==> flow/design.v <==
`timescale 1ns / 1ps
module IDP_encoder_42(   
    input wire[29 - 1 : 0] datain,     
    input wire clock,
    output reg[41:0] codeout     
    );
    reg [3:0] code_reg;
    wire [41 - 4 : 0] code_wire;     
    reg [27 - 1 : 0] r_msb;    
    always @(datain) begin       
        if(datain < 102334155) begin   
            code_reg[3:0] = 4'b0000;
            r_msb = datain; 
        end
        else if( (datain >= 102334155) && (datain < 165580141) ) begin
            code_reg[3:0] = 4'b0001;
            r_msb = datain - 63245986; 
        end
        else if( (datain >= 165580141) && (datain < 267914296) ) begin
            code_reg[3:0] = 4'b1000;
            r_msb = datain - 165580141; 
        end
        else if( (datain >= 267914296) && (datain < (165580141 * 2)) ) begin
            code_reg[3:0] = 4'b1001;
            r_msb = datain - 63245986 - 165580141; 
        end
        else if( (datain >= (165580141 * 2)) && (datain < 433494437) ) begin
            code_reg[3:0] = 4'b0011;
            r_msb = datain - 63245986 - 267914296; 
        end
        else if( (datain >= 433494437) && (datain < (267914296 * 2)) ) begin
            code_reg[3:0] = 4'b1100;
            r_msb = datain - 267914296 - 165580141; 
        end
        else if( (datain >= (267914296 * 2)) && (datain < (267914296 * 2 + 63245986)) ) begin
            code_reg[3:0] = 4'b0110;
            r_msb = datain - (267914296 * 2); 
        end
        else if( (datain >= (267914296 * 2 + 63245986)) && (datain < 701408733) ) begin
            code_reg[3:0] = 4'b0111;
            r_msb = datain - (267914296 * 2) - 63245986; 
        end
        else if( (datain >= 701408733) && (datain < (701408733 + 63245986)) ) begin
            code_reg[3:0] = 4'b1110;
            r_msb = datain - (267914296 * 2) - 165580141; 
        end
        else begin
            code_reg[3:0] = 4'b1111;
            r_msb = datain - (267914296 * 2) - 165580141 - 63245986; 
        end
    end
    wire [26 - 1 : 0] r37;
    wire [26 - 1 : 0] r36;
    wire [25 - 1 : 0] r35;
    wire [24 - 1 : 0] r34;
    wire [24 - 1 : 0] r33;
    wire [23 - 1 : 0] r32;
    wire [22 - 1 : 0] r31;
    wire [22 - 1 : 0] r30;
    wire [21 - 1 : 0] r29;
    wire [20 - 1 : 0] r28;
    wire [19 - 1 : 0] r27;
    wire [19 - 1 : 0] r26;
    wire [18 - 1 : 0] r25;
    wire [17 - 1 : 0] r24;
    wire [17 - 1 : 0] r23;
    wire [16 - 1 : 0] r22;
    wire [15 - 1 : 0] r21;
    wire [15 - 1 : 0] r20;
    wire [14 - 1 : 0] r19;
    wire [13 - 1 : 0] r18;
    wire [13 - 1 : 0] r17;
    wire [12 - 1 : 0] r16;
    wire [11 - 1 : 0] r15;
    wire [10 - 1 : 0] r14;
    wire [10 - 1 : 0] r13;
    wire [9 - 1 : 0] r12;
    wire [8 - 1 : 0] r11;
    wire [8 - 1 : 0] r10;
    wire [7 - 1 : 0] r09;
    wire [6 - 1 : 0] r08;
    wire [6 - 1 : 0] r07;
    wire [5 - 1 : 0] r06;
    wire [4 - 1 : 0] r05;
    wire [3 - 1 : 0] r04;
    wire [3 - 1 : 0] r03;
    wire [2 - 1 : 0] r02;
    wire [1 - 1 : 0] r01;
    assign r37 = (code_wire[37] == 0) ? (r_msb) : (r_msb - 39088169);
    assign r36 = (code_wire[36] == 0) ? (r37) : (r37 - 24157817);
    assign r35 = (code_wire[35] == 0) ? (r36) : (r36 - 14930352);
    assign r34 = (code_wire[34] == 0) ? (r35) : (r35 - 9227465);
    assign r33 = (code_wire[33] == 0) ? (r34) : (r34 - 5702887);
    assign r32 = (code_wire[32] == 0) ? (r33) : (r33 - 3524578);
    assign r31 = (code_wire[31] == 0) ? (r32) : (r32 - 2178309);
    assign r30 = (code_wire[30] == 0) ? (r31) : (r31 - 1346269);
    assign r29 = (code_wire[29] == 0) ? (r30) : (r30 - 832040);
    assign r28 = (code_wire[28] == 0) ? (r29) : (r29 - 514229);
    assign r27 = (code_wire[27] == 0) ? (r28) : (r28 - 317811);
    assign r26 = (code_wire[26] == 0) ? (r27) : (r27 - 196418);
    assign r25 = (code_wire[25] == 0) ? (r26) : (r26 - 121393);
    assign r24 = (code_wire[24] == 0) ? (r25) : (r25 - 75025);
    assign r23 = (code_wire[23] == 0) ? (r24) : (r24 - 46368);
    assign r22 = (code_wire[22] == 0) ? (r23) : (r23 - 28657);
    assign r21 = (code_wire[21] == 0) ? (r22) : (r22 - 17711);
    assign r20 = (code_wire[20] == 0) ? (r21) : (r21 - 10946);
    assign r19 = (code_wire[19] == 0) ? (r20) : (r20 - 6765);
    assign r18 = (code_wire[18] == 0) ? (r19) : (r19 - 4181);
    assign r17 = (code_wire[17] == 0) ? (r18) : (r18 - 2584);
    assign r16 = (code_wire[16] == 0) ? (r17) : (r17 - 1597);
    assign r15 = (code_wire[15] == 0) ? (r16) : (r16 - 987);
    assign r14 = (code_wire[14] == 0) ? (r15) : (r15 - 610);
    assign r13 = (code_wire[13] == 0) ? (r14) : (r14 - 377);
    assign r12 = (code_wire[12] == 0) ? (r13) : (r13 - 233);
    assign r11 = (code_wire[11] == 0) ? (r12) : (r12 - 144);
    assign r10 = (code_wire[10] == 0) ? (r11) : (r11 - 89);
    assign r09 = (code_wire[09] == 0) ? (r10) : (r10 - 55);
    assign r08 = (code_wire[08] == 0) ? (r09) : (r09 - 34);
    assign r07 = (code_wire[07] == 0) ? (r08) : (r08 - 21);
    assign r06 = (code_wire[06] == 0) ? (r07) : (r07 - 13);
    assign r05 = (code_wire[05] == 0) ? (r06) : (r06 - 8);
    assign r04 = (code_wire[04] == 0) ? (r05) : (r05 - 5);
    assign r03 = (code_wire[03] == 0) ? (r04) : (r04 - 3);
    assign r02 = (code_wire[02] == 0) ? (r03) : (r03 - 2);
    assign r01 = (code_wire[01] == 0) ? (r02) : (r02 - 1);
    assign code_wire[37] = (r_msb < 39088169) ? (0) : ( (r_msb >= 63245986) ? (1) : (code_reg[0]) );
    assign code_wire[36] = (r37 < 24157817) ? (0) : ( (r37 >= 39088169) ? (1) : (code_wire[37]) );
    assign code_wire[35] = (r36 < 14930352) ? (0) : ( (r36 >= 24157817) ? (1) : (code_wire[36]) );
    assign code_wire[34] = (r35 < 9227465) ? (0) : ( (r35 >= 14930352) ? (1) : (code_wire[35]) );
    assign code_wire[33] = (r34 < 5702887) ? (0) : ( (r34 >= 9227465) ? (1) : (code_wire[34]) );
    assign code_wire[32] = (r33 < 3524578) ? (0) : ( (r33 >= 5702887) ? (1) : (code_wire[33]) );
    assign code_wire[31] = (r32 < 2178309) ? (0) : ( (r32 >= 3524578) ? (1) : (code_wire[32]) );
    assign code_wire[30] = (r31 < 1346269) ? (0) : ( (r31 >= 2178309) ? (1) : (code_wire[31]) );
    assign code_wire[29] = (r30 < 832040) ? (0) : ( (r30 >= 1346269) ? (1) : (code_wire[30]) );
    assign code_wire[28] = (r29 < 514229) ? (0) : ( (r29 >= 832040) ? (1) : (code_wire[29]) );
    assign code_wire[27] = (r28 < 317811) ? (0) : ( (r28 >= 514229) ? (1) : (code_wire[28]) );
    assign code_wire[26] = (r27 < 196418) ? (0) : ( (r27 >= 317811) ? (1) : (code_wire[27]) );
    assign code_wire[25] = (r26 < 121393) ? (0) : ( (r26 >= 196418) ? (1) : (code_wire[26]) );
    assign code_wire[24] = (r25 < 75025) ? (0) : ( (r25 >= 121393) ? (1) : (code_wire[25]) );
    assign code_wire[23] = (r24 < 46368) ? (0) : ( (r24 >= 75025) ? (1) : (code_wire[24]) );
    assign code_wire[22] = (r23 < 28657) ? (0) : ( (r23 >= 46368) ? (1) : (code_wire[23]) );
    assign code_wire[21] = (r22 < 17711) ? (0) : ( (r22 >= 28657) ? (1) : (code_wire[22]) );
    assign code_wire[20] = (r21 < 10946) ? (0) : ( (r21 >= 17711) ? (1) : (code_wire[21]) );
    assign code_wire[19] = (r20 < 6765) ? (0) : ( (r20 >= 10946) ? (1) : (code_wire[20]) );
    assign code_wire[18] = (r19 < 4181) ? (0) : ( (r19 >= 6765) ? (1) : (code_wire[19]) );
    assign code_wire[17] = (r18 < 2584) ? (0) : ( (r18 >= 4181) ? (1) : (code_wire[18]) );
    assign code_wire[16] = (r17 < 1597) ? (0) : ( (r17 >= 2584) ? (1) : (code_wire[17]) );
    assign code_wire[15] = (r16 < 987) ? (0) : ( (r16 >= 1597) ? (1) : (code_wire[16]) );
    assign code_wire[14] = (r15 < 610) ? (0) : ( (r15 >= 987) ? (1) : (code_wire[15]) );
    assign code_wire[13] = (r14 < 377) ? (0) : ( (r14 >= 610) ? (1) : (code_wire[14]) );
    assign code_wire[12] = (r13 < 233) ? (0) : ( (r13 >= 377) ? (1) : (code_wire[13]) );
    assign code_wire[11] = (r12 < 144) ? (0) : ( (r12 >= 233) ? (1) : (code_wire[12]) );
    assign code_wire[10] = (r11 < 89) ? (0) : ( (r11 >= 144) ? (1) : (code_wire[11]) );
    assign code_wire[9] = (r10 < 55) ? (0) : ( (r10 >= 89) ? (1) : (code_wire[10]) );
    assign code_wire[8] = (r09 < 34) ? (0) : ( (r09 >= 55) ? (1) : (code_wire[9]) );
    assign code_wire[7] = (r08 < 21) ? (0) : ( (r08 >= 34) ? (1) : (code_wire[8]) );
    assign code_wire[6] = (r07 < 13) ? (0) : ( (r07 >= 21) ? (1) : (code_wire[7]) );
    assign code_wire[5] = (r06 < 8) ? (0) : ( (r06 >= 13) ? (1) : (code_wire[6]) );
    assign code_wire[4] = (r05 < 5) ? (0) : ( (r05 >= 8) ? (1) : (code_wire[5]) );
    assign code_wire[3] = (r04 < 3) ? (0) : ( (r04 >= 5) ? (1) : (code_wire[4]) );
    assign code_wire[2] = (r03 < 2) ? (0) : ( (r03 >= 3) ? (1) : (code_wire[3]) );
    assign code_wire[1] = (r02 < 1) ? (0) : ( (r02 >= 2) ? (1) : (code_wire[2]) );
    assign code_wire[0] = r01;
    always @(posedge clock) begin
        codeout[41 - 4 : 0] <= code_wire;
        codeout[41 : 41 - 3] <= code_reg;
    end
endmodule
# From RTL to reports: IDP_encoder_42
# The steps from the RTL of IDP_encoder_42 to its reports follow in flow order.
# Line numbers count from 1 in the design file above.
# Operators carry their Yosys type and port widths (W data, S select, Z words).
# The mark n/a stands for no value.
[design] top="IDP_encoder_42" clock="clock" library="sky130hd" lib_corner="tt_025C_1v80"

# Elaborated design
# Counts by Yosys on the flattened word-level netlist (proc, flatten, opt, wreduce; memories kept). Register bits leave out memories and registers merged into their read ports (data or address); mux counts leave out enables and synchronous resets folded into registers. Print and check cells are left out. Cells with the same type and inputs are merged into one.
[op_classes] add_sub_neg=47 mux=129 compare=91 reduce_logical=8
[op_table] operator="$mux W27" count=9
[op_table] operator="$sub A27 B26 Y27 const B" count=4
[op_table] operator="$lt A29 B30 Y1 const B" count=3
[op_table] operator="$ge A29 B29 Y1 const B" count=3
[op_table] operator="$lt A29 B29 Y1 const B" count=3
[op_table] operator="$sub A27 B27 Y27 const B" count=3
[op_table] operator="$mux W1" count=77
[op_table] operator="$ge A29 B30 Y1 const B" count=2
[op_table] operator="$ge A29 B28 Y1 const B" count=2
[op_table] operator="$lt A29 B28 Y1 const B" count=2
[op_table] operator="$sub A27 B25 Y27 const B" count=2
[op_table] operator="$mux W26" count=2
[op_table] operator="$mux W24" count=2
[op_table] operator="$mux W22" count=2
[op_table] operator="$mux W19" count=2
[op_table] operator="$mux W17" count=2
[op_table] operator="$mux W4" count=8
[op_table] operator="$mux W15" count=2
[op_table] operator="$ge A29 B27 Y1 const B" count=1
[op_table] operator="$lt A29 B27 Y1 const B" count=1
[op_table] operator="$sub A27 B20 Y27 const B" count=1
[op_table] operator="$ge A27 B26 Y1 const B" count=1
[op_table] operator="$lt A27 B26 Y1 const B" count=1
[op_table] operator="$lt A26 B24 Y1 const B" count=1
[op_table] operator="$sub A26 B25 Y26 const B" count=1
[op_table] operator="$ge A26 B25 Y1 const B" count=1
[op_table] operator="$lt A26 B25 Y1 const B" count=1
[op_table] operator="$sub A26 B26 Y26 const B" count=1
# Not listed: further kinds 122, cells in them 135.
[word_totals] reg_bits=42 input_bits=30 output_inout_bits=42

# Longest topological paths
# Longest topological path by Yosys (ltp), each cell counted once; first at word level (registers and memories cut), then after technology mapping (sequential cells cut; the memories' decode and read muxes count).
[depth] ltp_word=160 abc_area=0 ltp_mapped=325

# Mapped cells and area
# The flow's flattened synthesis, as Yosys stat reports it; memories are mapped. The netlist is that of the ABC_AREA named above (0 if unset); the other value can give another one.
# The area totals of this step are shown rounded.
[synth_totals] ff_cells=42 seqArea_mm2=0.000841 mapped_area_mm2=0.0435 cells=6063
[types] cell="sky130_fd_sc_hd__xnor2_1" count=457 area_total_um2=4E+03
[types] cell="sky130_fd_sc_hd__nor2_1" count=551 area_total_um2=2.07E+03
[types] cell="sky130_fd_sc_hd__nand2_1" count=467 area_total_um2=1.75E+03
[types] cell="sky130_fd_sc_hd__a21oi_1" count=330 area_total_um2=1.65E+03
[types] cell="sky130_fd_sc_hd__xor2_1" count=147 area_total_um2=1.29E+03
[types] cell="sky130_fd_sc_hd__o21ai_0" count=246 area_total_um2=1.23E+03
[types] cell="sky130_fd_sc_hd__ha_1" count=91 area_total_um2=1.14E+03
[types] cell="sky130_fd_sc_hd__nor3_1" count=222 area_total_um2=1.11E+03
[types] cell="sky130_fd_sc_hd__nand3_1" count=208 area_total_um2=1.04E+03
[types] cell="sky130_fd_sc_hd__mux2i_1" count=96 area_total_um2=960.922
[types] cell="sky130_fd_sc_hd__buf_6" count=80 area_total_um2=900.864
[types] cell="sky130_fd_sc_hd__dfxtp_1" count=42 area_total_um2=840.806
[types] cell="sky130_fd_sc_hd__a211oi_1" count=106 area_total_um2=795.763
[types] cell="sky130_fd_sc_hd__o211ai_1" count=105 area_total_um2=788.256
[types] cell="sky130_fd_sc_hd__a31oi_1" count=119 area_total_um2=744.464
[types] cell="sky130_fd_sc_hd__inv_1" count=186 area_total_um2=698.17
[types] cell="sky130_fd_sc_hd__nand4_1" count=94 area_total_um2=588.064
[types] cell="sky130_fd_sc_hd__a21o_1" count=76 area_total_um2=570.547
# Other cell types: 195; their cells: 2440.

# Path before layout
# Path of least setup slack by OpenSTA after synthesis, without wires, with an ideal clock, recovery checks aside; 20% of the period is set as input and as output delay. Where synthesis merged equal registers, the netlist keeps one of their names.
[synth_timing] kind="input port to flip-flop" startpoint="input port datain[2]" endpoint="register codeout[0]" delay_ps=59300 driving_pins=303 arrival_time_ps=73178 setup_ps=122 required_ps=69878 n_path_buf=47 tclk_ps=70000 slack_ps=-3300 synth_period_reached_ps=73300
# "delay_ps" is the arrival time less input delay plus setup time.
# "driving_pins": output pins that drive a net of the path, with the launching flip-flop's if there is one; two outputs of one cell count as two.
# "synth_period_reached_ps" = period - worst setup slack (recovery checks aside). The figure is calculated, with input and output delays left at 20% of the set period.
# The rows between start and end are the longest chain of elaborated cells between them; the timing report does not say that the signal goes this way. Where chains are equally long, one stands for them.
# Each line given opens the expression or statement behind the cell; cells for indexed reads and writes are added by Yosys, which also makes memories of some case tables.
[synth_between] cell_sequence="sky130_fd_sc_hd__buf_2 sky130_fd_sc_hd__inv_1 sky130_fd_sc_hd__ha_1 sky130_fd_sc_hd__buf_4 sky130_fd_sc_hd__xor2_1 sky130_fd_sc_hd__ha_1 sky130_fd_sc_hd__nand2b_1 sky130_fd_sc_hd__a221oi_1 sky130_fd_sc_hd__o21ai_1 sky130_fd_sc_hd__a21oi_1 sky130_fd_sc_hd__nor3_1 sky130_fd_sc_hd__o41a_1 sky130_fd_sc_hd__a41o_4 sky130_fd_sc_hd__or4_4 sky130_fd_sc_hd__o211ai_4 sky130_fd_sc_hd__a2111o_4 sky130_fd_sc_hd__a31oi_4 sky130_fd_sc_hd__a21oi_4 (+267 left out) sky130_fd_sc_hd__a21oi_1 sky130_fd_sc_hd__ha_1 sky130_fd_sc_hd__o32a_1 sky130_fd_sc_hd__o211ai_2 sky130_fd_sc_hd__buf_4 sky130_fd_sc_hd__mux2_2 sky130_fd_sc_hd__ha_1 sky130_fd_sc_hd__or2_1 sky130_fd_sc_hd__o211ai_2 sky130_fd_sc_hd__nand3_2 sky130_fd_sc_hd__mux2i_4 sky130_fd_sc_hd__inv_2 sky130_fd_sc_hd__ha_1 sky130_fd_sc_hd__inv_1 sky130_fd_sc_hd__a21oi_1 sky130_fd_sc_hd__a31oi_1 sky130_fd_sc_hd__o32ai_1 sky130_fd_sc_hd__a221o_1" elab_chain_len=160 cells_between=275 cone_classes="47 x add/sub; 91 x compare; 129 x mux; 8 x reduce/logical"
[synth_lines] item="start, declared" line=3 text="input wire[29 - 1 : 0] datain,"
[synth_lines] item="$sub A27 B27 Y27" line=49 text="r_msb = datain - (267914296 * 2) - 165580141 - 63245986;"
[synth_lines] item="$sub A27 B26 Y27" line=49
[synth_lines] item="$sub A27 B27 Y27" line=49
[synth_lines] item="$mux W27" line=43 text="else if( (datain >= 701408733) && (datain < (701408733 + 63245986)) ) begin"
[synth_lines] item="$mux W27" line=39 text="else if( (datain >= (267914296 * 2 + 63245986)) && (datain < 701408733) ) begin"
[synth_lines] item="$mux W27" line=35 text="else if( (datain >= (267914296 * 2)) && (datain < (267914296 * 2 + 63245986)) ) begin"
[synth_lines] item="$mux W27" line=31 text="else if( (datain >= 433494437) && (datain < (267914296 * 2)) ) begin"
[synth_lines] item="(+144 left out)"
[synth_lines] item="$mux W3" line=123 text="assign r03 = (code_wire[03] == 0) ? (r04) : (r04 - 3);"
[synth_lines] item="$ge A3 B2 Y1" line=161 text="assign code_wire[2] = (r03 < 2) ? (0) : ( (r03 >= 3) ? (1) : (code_wire[3]) );"
[synth_lines] item="$mux W1 x2" line=161
[synth_lines] item="$mux W2" line=124 text="assign r02 = (code_wire[02] == 0) ? (r03) : (r03 - 2);"
[synth_lines] item="$ge A2 B2 Y1" line=162 text="assign code_wire[1] = (r02 < 1) ? (0) : ( (r02 >= 2) ? (1) : (code_wire[2]) );"
[synth_lines] item="$mux W1 x2" line=162
[synth_lines] item="$mux W1" line=125 text="assign r01 = (code_wire[01] == 0) ? (r02) : (r02 - 1);"
[synth_lines] item="end, assigned" line=165 text="codeout[41 - 4 : 0] <= code_wire;"
[synth_lines] item="end, declared" line=5 text="output reg[41:0] codeout"
# Some nets on the timed path still bear RTL names; the line given drives or declares the net.
[synth_named_nets] signal="code_wire[37]" line=126 text="assign code_wire[37] = (r_msb < 39088169) ? (0) : ( (r_msb >= 63245986) ? (1) : (code_reg[0]) );"
[synth_named_nets] signal="code_wire[31]" line=132 text="assign code_wire[31] = (r32 < 2178309) ? (0) : ( (r32 >= 3524578) ? (1) : (code_wire[32]) );"
[synth_named_nets] signal="code_wire[28]" line=135 text="assign code_wire[28] = (r29 < 514229) ? (0) : ( (r29 >= 832040) ? (1) : (code_wire[29]) );"
[synth_named_nets] signal="code_wire[25]" line=138 text="assign code_wire[25] = (r26 < 121393) ? (0) : ( (r26 >= 196418) ? (1) : (code_wire[26]) );"
[synth_named_nets] signal="code_wire[24]" line=139 text="assign code_wire[24] = (r25 < 75025) ? (0) : ( (r25 >= 121393) ? (1) : (code_wire[25]) );"

# Timing after layout
# Path of least setup slack in the final report of job 1 (OpenROAD, finished layout, wires in). Where an end is a register, its clock arrival counts in the times.
# The report prints the path's times to 10 ps; the period is as set.
[layout_timing] kind="input port to flip-flop" startpoint="input port datain[6]" endpoint="register codeout[0]" arrival_time_ps=67790 tclk_ps=70000 required_ps=70290 setup_ps=100 n_path_buf=13 slack_ps=2500 driving_pins=249
# The rows between start and end are the longest chain of elaborated cells between them; the timing report does not say that the signal goes this way. Where chains are equally long, one stands for them.
[layout_between] cell_sequence="sky130_fd_sc_hd__clkdlybuf4s50_1 sky130_fd_sc_hd__nand2_1 sky130_fd_sc_hd__a2111oi_0 sky130_fd_sc_hd__nand4b_1 sky130_fd_sc_hd__nand2_4 sky130_fd_sc_hd__o211ai_1 sky130_fd_sc_hd__buf_4 sky130_fd_sc_hd__o41a_1 sky130_fd_sc_hd__a41o_4 sky130_fd_sc_hd__or4_4 sky130_fd_sc_hd__o211ai_4 sky130_fd_sc_hd__a2111o_4 sky130_fd_sc_hd__a31oi_4 sky130_fd_sc_hd__a21oi_4 sky130_fd_sc_hd__buf_4 sky130_fd_sc_hd__xnor2_2 sky130_fd_sc_hd__inv_1 sky130_fd_sc_hd__ha_1 (+213 left out) sky130_fd_sc_hd__xnor2_2 sky130_fd_sc_hd__ha_2 sky130_fd_sc_hd__inv_1 sky130_fd_sc_hd__a21oi_1 sky130_fd_sc_hd__o32a_1 sky130_fd_sc_hd__o211ai_4 sky130_fd_sc_hd__mux2_4 sky130_fd_sc_hd__ha_1 sky130_fd_sc_hd__or2_1 sky130_fd_sc_hd__o211ai_2 sky130_fd_sc_hd__nand3_4 sky130_fd_sc_hd__mux2i_4 sky130_fd_sc_hd__inv_2 sky130_fd_sc_hd__ha_1 sky130_fd_sc_hd__nand2_1 sky130_fd_sc_hd__o21ai_0 sky130_fd_sc_hd__a21o_1 sky130_fd_sc_hd__a221o_1" elab_chain_len=160 cells_between=275 cone_classes="47 x add/sub; 91 x compare; 129 x mux; 8 x reduce/logical"
[layout_lines] item="start, declared" line=3 text="input wire[29 - 1 : 0] datain,"
[layout_lines] item="$sub A27 B27 Y27" line=49 text="r_msb = datain - (267914296 * 2) - 165580141 - 63245986;"
[layout_lines] item="$sub A27 B26 Y27" line=49
[layout_lines] item="$sub A27 B27 Y27" line=49
[layout_lines] item="$mux W27" line=43 text="else if( (datain >= 701408733) && (datain < (701408733 + 63245986)) ) begin"
[layout_lines] item="$mux W27" line=39 text="else if( (datain >= (267914296 * 2 + 63245986)) && (datain < 701408733) ) begin"
[layout_lines] item="$mux W27" line=35 text="else if( (datain >= (267914296 * 2)) && (datain < (267914296 * 2 + 63245986)) ) begin"
[layout_lines] item="$mux W27" line=31 text="else if( (datain >= 433494437) && (datain < (267914296 * 2)) ) begin"
[layout_lines] item="(+144 left out)"
[layout_lines] item="$mux W3" line=123 text="assign r03 = (code_wire[03] == 0) ? (r04) : (r04 - 3);"
[layout_lines] item="$ge A3 B2 Y1" line=161 text="assign code_wire[2] = (r03 < 2) ? (0) : ( (r03 >= 3) ? (1) : (code_wire[3]) );"
[layout_lines] item="$mux W1 x2" line=161
[layout_lines] item="$mux W2" line=124 text="assign r02 = (code_wire[02] == 0) ? (r03) : (r03 - 2);"
[layout_lines] item="$ge A2 B2 Y1" line=162 text="assign code_wire[1] = (r02 < 1) ? (0) : ( (r02 >= 2) ? (1) : (code_wire[2]) );"
[layout_lines] item="$mux W1 x2" line=162
[layout_lines] item="$mux W1" line=125 text="assign r01 = (code_wire[01] == 0) ? (r02) : (r02 - 1);"
[layout_lines] item="end, assigned" line=165 text="codeout[41 - 4 : 0] <= code_wire;"
[layout_lines] item="end, declared" line=5 text="output reg[41:0] codeout"
# Some nets on the timed path still bear RTL names; the line given drives or declares the net.
[layout_named_nets] signal="code_wire[14]" line=149 text="assign code_wire[14] = (r15 < 610) ? (0) : ( (r15 >= 987) ? (1) : (code_wire[15]) );"
[layout_named_nets] signal="code_wire[13]" line=150 text="assign code_wire[13] = (r14 < 377) ? (0) : ( (r14 >= 610) ? (1) : (code_wire[14]) );"
[layout_named_nets] signal="code_wire[8]" line=155 text="assign code_wire[8] = (r09 < 34) ? (0) : ( (r09 >= 55) ? (1) : (code_wire[9]) );"

# Design IDP_encoder_42 on sky130hd. What follows are 3 stored runs of the flow, each under its own settings; their order means nothing. The constraints put input and output delay at 20% of the set period each and load the outputs with 0.01 pF.
# "clock_period_reached_ps" is the run's clock period less its worst setup slack. It is reckoned from that one timing run; input and output delays stay at 20% of the period that was set.
# "worst_path_allowed_less_slack_ps" is the time allowed to the run's worst setup path (the clock period less input and output delay, where it has them) less its slack. Clock arrival times count: a late capture clock shortens it, a late launch clock lengthens it.
# "worst_path_allowed_less_slack_ps" is known to 10 ps.
# The results are shown rounded.
run="job 1" settings CORE_UTILIZATION=40 CTS_CLUSTER_DIAMETER=60 CTS_CLUSTER_SIZE=10 period_ns=70.0 CAP_MARGIN=20 CORE_MARGIN=2 SLEW_MARGIN=20
run="job 1" results dieArea_mm2=0.111 synthArea_mm2=0.0435 worst_path_allowed_less_slack_ps=53500 timing.worst_path_kind="input port to flip-flop" tns_setup_ps=0 finalCellArea_mm2=0.0514 final_hold_ws_ps=14800 ws_setup_ps=2500 clock_period_reached_ps=67501
run="job 2" settings ABC_AREA=1 CAP_MARGIN=10 CELL_PAD_IN_SITES_GLOBAL_PLACEMENT=1 CORE_UTILIZATION=40 CTS_CLUSTER_DIAMETER=180 CTS_CLUSTER_SIZE=42 GPL_ROUTABILITY_DRIVEN=0 HOLD_SLACK_MARGIN=0.11 MAX_ROUTING_LAYER="met5" TNS_END_PERCENT=35 period_ns=53.9 CORE_MARGIN=2 SLEW_MARGIN=20
run="job 2" results ws_setup_ps=3210 tns_setup_ps=0 final_hold_ws_ps=11300 dieArea_mm2=0.0977 finalCellArea_mm2=0.0439 worst_path_allowed_less_slack_ps=39910 timing.worst_path_kind="input port to flip-flop" synthArea_mm2=0.0381 clock_period_reached_ps=50687
run="job 3" settings ABC_AREA=0 CAP_MARGIN=10 CELL_PAD_IN_SITES_GLOBAL_PLACEMENT=3 CORE_MARGIN=6 CORE_UTILIZATION=19 CTS_CLUSTER_DIAMETER=60 CTS_CLUSTER_SIZE=10 GPL_ROUTABILITY_DRIVEN=0 GPL_TIMING_DRIVEN=0 MAX_ROUTING_LAYER="met5" MIN_ROUTING_LAYER="met2" SLEW_MARGIN=35 TNS_END_PERCENT=30 period_ns=43.1
run="job 3" results clock_period_reached_ps=63387 final_hold_ws_ps=9180 worst_path_allowed_less_slack_ps=54770 timing.worst_path_kind="input port to flip-flop" tns_setup_ps=-265000 synthArea_mm2=0.0435 ws_setup_ps=-20300 dieArea_mm2=0.24 finalCellArea_mm2=0.0612
